==> flow/design.v <==
`timescale 1ns / 1ps
module DilatedCausal1DConv #(
    parameter integer DILATION_FACTOR = 2,
    parameter integer KERNEL_SIZE = 3,
    parameter integer INPUT_CHANNELS = 16,
    parameter integer OUTPUT_CHANNELS = 16
)(
    input clk,
    input reset,
    input wire [INPUT_CHANNELS*8-1:0] x,  
    output reg [OUTPUT_CHANNELS*8-1:0] y,  
    input h_write,
    input [7:0] h_index_channel,
    input [7:0] h_index_filter,
    input [7:0] h_value    
    );
    localparam integer TAPS = DILATION_FACTOR*(KERNEL_SIZE-1) + 1;
    reg signed [7:0] h [0:INPUT_CHANNELS*KERNEL_SIZE-1];        
    reg signed [7:0] x_delay [0:INPUT_CHANNELS*TAPS-1];          
    reg signed [15:0] mul [0:INPUT_CHANNELS*KERNEL_SIZE-1];
    reg signed [15:0] sum [0:OUTPUT_CHANNELS-1];
    integer i,j;
    always @(posedge clk or posedge reset) begin
        if(reset) begin
        for(i = 0; i <= INPUT_CHANNELS-1; i= i+1) begin
            for (j = 0; j <= (DILATION_FACTOR*(KERNEL_SIZE-1)); j = j + 1) begin
                x_delay[i*TAPS+j] <= 8'sh0;
            end           
        end
    end
        else begin
        for(i = 0; i <= INPUT_CHANNELS-1; i= i+1) begin
            for(j=(DILATION_FACTOR*(KERNEL_SIZE-1)); j>0; j=j-1) begin
                x_delay[i*TAPS+j] <= x_delay[i*TAPS+j-1];
            end
            x_delay[i*TAPS] <= x[i*8 +: 8];
        end
    end
end
    always @ (posedge clk or posedge reset) begin  
        if(reset) begin
            for(i = 0; i <= INPUT_CHANNELS-1; i= i+1) begin
                for(j=0; j<KERNEL_SIZE; j=j+1) begin
                    h[i*KERNEL_SIZE+j] <= 8'd1 + j;
                end
            end
        end
        else begin
            for(i = 0; i <= INPUT_CHANNELS-1; i= i+1) begin
                for(j=0; j<KERNEL_SIZE; j=j+1) begin
                    if(h_write == 1 && h_index_channel == i && h_index_filter == j) begin
                        h[i*KERNEL_SIZE+j] <= h_value;
                    end
                end
            end
        end
    end    
always @(*) begin
    for(i = 0; i <= INPUT_CHANNELS-1; i= i+1) begin
        sum[i] = 0;
        for (j = 0; j < KERNEL_SIZE; j = j + 1) begin
            sum[i] = sum[i] + mul[i*KERNEL_SIZE+j];
        end
     end
end
always @(*) begin
    for(i = 0; i <= INPUT_CHANNELS-1; i= i+1) begin
        for(j=0; j< KERNEL_SIZE; j = j + 1) begin
            mul[i*KERNEL_SIZE+j] = x_delay[i*TAPS+DILATION_FACTOR * j] * h[i*KERNEL_SIZE+j];
        end
    end
end
always @(posedge clk or posedge reset) begin
    if (reset) begin
        for(i = 0; i <= OUTPUT_CHANNELS-1; i= i+1) begin
            y[i*8 +: 8] <= 8'sh0;
        end
    end
    else begin
        for(i = 0; i <= OUTPUT_CHANNELS-1; i= i+1) begin
            if(sum[i] >= 127) begin
                y[i*8 +: 8] <= 8'd127;
            end
            else if(sum[i] <=-128) begin
                y[i*8 +: 8] <= -8'd128;
            end
            else begin
                y[i*8 +: 8] <= sum[i][7:0];
            end
        end    
    end
end
endmodule
From RTL to reports: DilatedCausal1DConv --
What the tools print for DilatedCausal1DConv, step after step. Lines are those of the file above, counted from 1. Library cell names are shortened. Not given: n/a
Design: top module DilatedCausal1DConv, clock clk, standard-cell library sky130hd, corner tt_025C_1v80

Word level --
Source: Yosys, flattened and elaborated. Widths are those after wreduce; folded enables and synchronous resets count as part of the registers. Registers that Yosys merges into a memory's read port (data or address) are not register bits. Print and check cells do not count. Equal cells are merged and count once.
Bit counts: register bits after elaboration 1152, output and inout bits 128
Operators by class: order comparisons 32, equal/unequal tests 17, $mul 48, add/sub/neg operators 32, reduce/logical cells 66, multiplexer cells 32
Operator list (count):
- multiplier 8 x 8 -> 16 bit | 48
- adder 16 bit | 32
- >= comparator 16 x 8 -> 1 bit (second input constant) | 16
- less-or-equal comparator 16 x 8 -> 1 bit (second input constant) | 16
- two-way mux 8 bit | 32
- logical AND 1 bit | 64
- equality test 8 x 4 -> 1 bit (second input constant) | 8
- equality test 8 x 3 -> 1 bit (second input constant) | 4
- equality test 8 x 2 -> 1 bit (second input constant) | 3
- equality test 8 x 1 -> 1 bit (second input constant) | 2
- logical NOT 8 bit | 2

Longest topological paths --
Longest topological path by Yosys (ltp), each cell counted once; first at word level (registers and memories cut), then after technology mapping (sequential cells cut; the memories' decode and read muxes count).
Logic depth: word-level depth 6, ABC_AREA 0, depth in mapped cells 25, depth with buffers taken out 24

Mapped cells and area --
The flow's flattened synthesis, as Yosys stat reports it; memories are mapped. The netlist is that of the ABC_AREA named above (0 if unset); the other value can give another one. The area totals of this step are shown rounded.
Cells by type:
- fa_1 | count 3408, area in all 6.82E+04 um^2
- dfrtp_1 | count 1088, area in all 2.72E+04 um^2
- inv_1 | count 4130, area in all 1.55E+04 um^2
- ha_1 | count 1168, area in all 1.46E+04 um^2
- and2_1 | count 1623, area in all 1.02E+04 um^2
- nand2_1 | count 1178, area in all 4.42E+03 um^2
- mux2_2 | count 356, area in all 4.01E+03 um^2
- xnor2_1 | count 408, area in all 3.57E+03 um^2
- dfstp_2 | count 64, area in all 1.68E+03 um^2
- nor2_1 | count 335, area in all 1.26E+03 um^2
- nand2b_1 | count 195, area in all 1219.92 um^2
- xor2_1 | count 95, area in all 832.048 um^2
- o21a_1 | count 87, area in all 653.126 um^2
- o21ai_0 | count 128, area in all 640.614 um^2
- a21oi_1 | count 123, area in all 615.59 um^2
- a21o_1 | count 70, area in all 525.504 um^2
- clkbuf_1 | count 113, area in all 424.157 um^2
- nor3_1 | count 72, area in all 360.346 um^2
Other cell types: 64; their cells: 481.
Synthesis totals: buffer cells 115, cell area after synthesis 160000 um^2, cells in the netlist 15122, sequential part of the area 29000 um^2, flip-flop cells 1152

Path before layout --
Source: OpenSTA report_checks on the synthesized netlist (no wires, ideal clock, input and output delay 20% of the period each), path of least setup slack; recovery checks are left aside. Register names are those of the netlist, which keeps one name where synthesis merged equal registers.
Path after synthesis: kind reg2reg, from register h[29][0], to register y[76], path delay 6754 ps, clock period 7000 ps, buffers on the path 0, stages 23, setup time 127 ps, data arrival time 6627 ps, required time 6873 ps, setup slack 246 ps, period reached after synthesis 6754 ps
"path delay" = arrival - input delay + setup time. "stages": output pins that drive a net of the path, with the launching flip-flop's if there is one; two outputs of one cell count as two. "period reached after synthesis" = period - worst setup slack (recovery checks aside). The figure is calculated, with input and output delays left at 20% of the set period. Between the ends stands the longest chain of elaborated cells between them, by number of cells; it is not shown to be the way that was timed. Of several equally long chains one is given. Each line given opens the expression or statement behind the cell; cells for indexed reads and writes are added by Yosys, which also makes memories of some case tables. At most two assigning lines are given for a register; there are more.
Between the ends, after synthesis: cell sequence dfstp_2 nand2_1 fa_1 inv_1 fa_1 inv_1 fa_1 fa_1 inv_1 fa_1 fa_1 inv_1 fa_1 inv_1 ha_1 or4_1 o21ai_0 o31ai_1 a211oi_1 nor3_1 or4_1 and2b_4 or2_2, cells in the longest elaborated chain 5
RTL lines, path after synthesis:
- start: declaration | RTL line 18 | reg signed [7:0] h [0:INPUT_CHANNELS*KERNEL_SIZE-1];
- start: assignment | RTL line 44 | h[i*KERNEL_SIZE+j] <= 8'd1 + j;
- start: assignment | RTL line 52 | h[i*KERNEL_SIZE+j] <= h_value;
- multiplier 8 x 8 -> 16 bit | RTL line 69 | mul[i*KERNEL_SIZE+j] = x_delay[i*TAPS+DILATION_FACTOR * j] * h[i*KERNEL_SIZE+j];
- adder 16 bit | RTL line 62 | sum[i] = sum[i] + mul[i*KERNEL_SIZE+j];
- less-or-equal comparator 16 x 8 -> 1 bit | RTL line 84 | else if(sum[i] <=-128) begin
- two-way mux 8 bit | RTL line 84
- two-way mux 8 bit | RTL line 81 | if(sum[i] >= 127) begin
- end: assignment | RTL line 85 | y[i*8 +: 8] <= -8'd128;
- end: assignment | RTL line 88 | y[i*8 +: 8] <= sum[i][7:0];
- end: declaration | RTL line 11 | output reg [OUTPUT_CHANNELS*8-1:0] y,

Timing after layout --
Path of least setup slack in the final report of run 1 (OpenROAD, finished layout, wires in). Where an end is a register, its clock arrival counts in the times. The report prints the path's times to 10 ps; the period is as set.
Path after layout: kind reg2reg, from register h[15][0], to register y[42], setup time 70 ps, clock period 7000 ps, required time 7780 ps, buffers on the path 3, setup slack 140 ps, data arrival time 7640 ps, stages 25
Between the ends stands the longest chain of elaborated cells between them, by number of cells; it is not shown to be the way that was timed. Of several equally long chains one is given. At most two assigning lines are given for a register; there are more.
Between the ends, after layout: cell sequence dfstp_2 buf_6 nand2_1 inv_2 fa_2 buf_6 fa_1 inv_1 fa_1 fa_1 inv_1 fa_1 fa_1 inv_1 fa_1 inv_1 ha_4 a21oi_2 buf_4 a211o_1 o21ai_0 o211a_1 xor2_1 o41a_4 o21a_1, cells in the longest elaborated chain 6
RTL lines, path after layout:
- start: declaration | RTL line 18 | reg signed [7:0] h [0:INPUT_CHANNELS*KERNEL_SIZE-1];
- start: assignment | RTL line 44 | h[i*KERNEL_SIZE+j] <= 8'd1 + j;
- start: assignment | RTL line 52 | h[i*KERNEL_SIZE+j] <= h_value;
- multiplier 8 x 8 -> 16 bit | RTL line 69 | mul[i*KERNEL_SIZE+j] = x_delay[i*TAPS+DILATION_FACTOR * j] * h[i*KERNEL_SIZE+j];
- adder 16 bit x2 | RTL line 62 | sum[i] = sum[i] + mul[i*KERNEL_SIZE+j];
- less-or-equal comparator 16 x 8 -> 1 bit | RTL line 84 | else if(sum[i] <=-128) begin
- two-way mux 8 bit | RTL line 84
- two-way mux 8 bit | RTL line 81 | if(sum[i] >= 127) begin
- end: assignment | RTL line 85 | y[i*8 +: 8] <= -8'd128;
- end: assignment | RTL line 88 | y[i*8 +: 8] <= sum[i][7:0];
- end: declaration | RTL line 11 | output reg [OUTPUT_CHANNELS*8-1:0] y,

Subject: flow runs of DilatedCausal1DConv

Hi,

Stored flow runs of DilatedCausal1DConv (6 of them; Yosys, OpenROAD, sky130hd). They differ in their settings and are not a sequence. Constraints: input delay and output delay 20% of the set period each, output load 0.01 pF.
"achieved period" is the run's clock period less its worst setup slack. It is reckoned from that one timing run; input and output delays stay at 20% of the period that was set.
"critical path time" is the time allowed to the run's worst setup path (the clock period less input and output delay, where it has them) less its slack. Clock arrival times count: a late capture clock shortens it, a late launch clock lengthens it.
By "power consumption" is meant OpenSTA's value without simulated activity: inputs other than the clock are taken to toggle once in ten clock periods, and the tool carries that through the logic.
"critical path time" is given in steps of 10 ps.
Results are given in rounded form.

* Run 1 | settings: CAP_MARGIN 35; CORE_ASPECT_RATIO 0.64; CTS_CLUSTER_DIAMETER 274; CTS_CLUSTER_SIZE 44; HOLD_SLACK_MARGIN 0.05; MAX_ROUTING_LAYER met4; SETUP_SLACK_MARGIN 0.51; period_ns 7.0; CORE_MARGIN 2; CORE_UTILIZATION 40; SLEW_MARGIN 20 | results: post-synthesis cell area 160000 um^2; full die area 400000 um^2; standard-cell area after routing 180000 um^2; final design utilization 45 %; setup slack of the critical path 140 ps; summed negative setup slack 0 ps; worst hold slack 350 ps; power consumption 16 mW; achieved period 6857 ps; critical path time 6860 ps; type of the worst setup path reg2reg
* Run 2 | settings: CORE_ASPECT_RATIO 0.5; CTS_CLUSTER_DIAMETER 218; period_ns 7.0; CAP_MARGIN 20; CORE_MARGIN 2; CORE_UTILIZATION 40; SLEW_MARGIN 20 | results: post-synthesis cell area 160000 um^2; full die area 400000 um^2; standard-cell area after routing 180000 um^2; final design utilization 45 %; setup slack of the critical path 120 ps; summed negative setup slack 0 ps; worst hold slack 320 ps; power consumption 21 mW; achieved period 6875 ps; critical path time 6880 ps; type of the worst setup path reg2reg
* Run 3 | settings: CAP_MARGIN 35; CELL_PAD_IN_SITES_DETAIL_PLACEMENT 1; CORE_ASPECT_RATIO 0.64; CTS_CLUSTER_DIAMETER 267; CTS_CLUSTER_SIZE 44; HOLD_SLACK_MARGIN 0.05; MAX_ROUTING_LAYER met4; SETUP_SLACK_MARGIN 0.8; period_ns 7.0; CORE_MARGIN 2; CORE_UTILIZATION 40; SLEW_MARGIN 20 | results: post-synthesis cell area 160000 um^2; full die area 400000 um^2; standard-cell area after routing 180000 um^2; final design utilization 46 %; setup slack of the critical path 69 ps; summed negative setup slack 0 ps; worst hold slack 330 ps; power consumption 17 mW; achieved period 6931 ps; critical path time 6930 ps; type of the worst setup path reg2reg
* Run 4 | settings: CELL_PAD_IN_SITES_DETAIL_PLACEMENT 0; CORE_UTILIZATION 45; CTS_CLUSTER_SIZE 60; GPL_ROUTABILITY_DRIVEN 0; MAX_ROUTING_LAYER met5; PLACE_DENSITY_LB_ADDON 0.14; SETUP_SLACK_MARGIN 0.7; period_ns 4.53; CAP_MARGIN 20; CORE_MARGIN 2; SLEW_MARGIN 20 | results: post-synthesis cell area 160000 um^2; full die area 360000 um^2; standard-cell area after routing 200000 um^2; final design utilization 56 %; setup slack of the critical path -2300 ps; summed negative setup slack -250000 ps; worst hold slack 330 ps; power consumption 36 mW; achieved period 6808 ps; critical path time 6810 ps; type of the worst setup path reg2reg
* Run 5 | settings: period_ns 7.25; CAP_MARGIN 20; CORE_MARGIN 2; CORE_UTILIZATION 40; SLEW_MARGIN 20 | results: post-synthesis cell area 160000 um^2; full die area 400000 um^2; standard-cell area after routing 180000 um^2; final design utilization 45 %; setup slack of the critical path 260 ps; summed negative setup slack 0 ps; worst hold slack 320 ps; power consumption 20 mW; achieved period 6992 ps; critical path time 6990 ps; type of the worst setup path reg2reg
* Run 6 | settings: CELL_PAD_IN_SITES_DETAIL_PLACEMENT 2; CORE_ASPECT_RATIO 0.59; CORE_MARGIN 7; CORE_UTILIZATION 39; CTS_CLUSTER_SIZE 94; MIN_ROUTING_LAYER met1; PLACE_DENSITY_LB_ADDON 0.22; SETUP_SLACK_MARGIN -0.3; period_ns 5.91; CAP_MARGIN 20; SLEW_MARGIN 20 | stopped before the end: routing reported ODB-0269

Regards
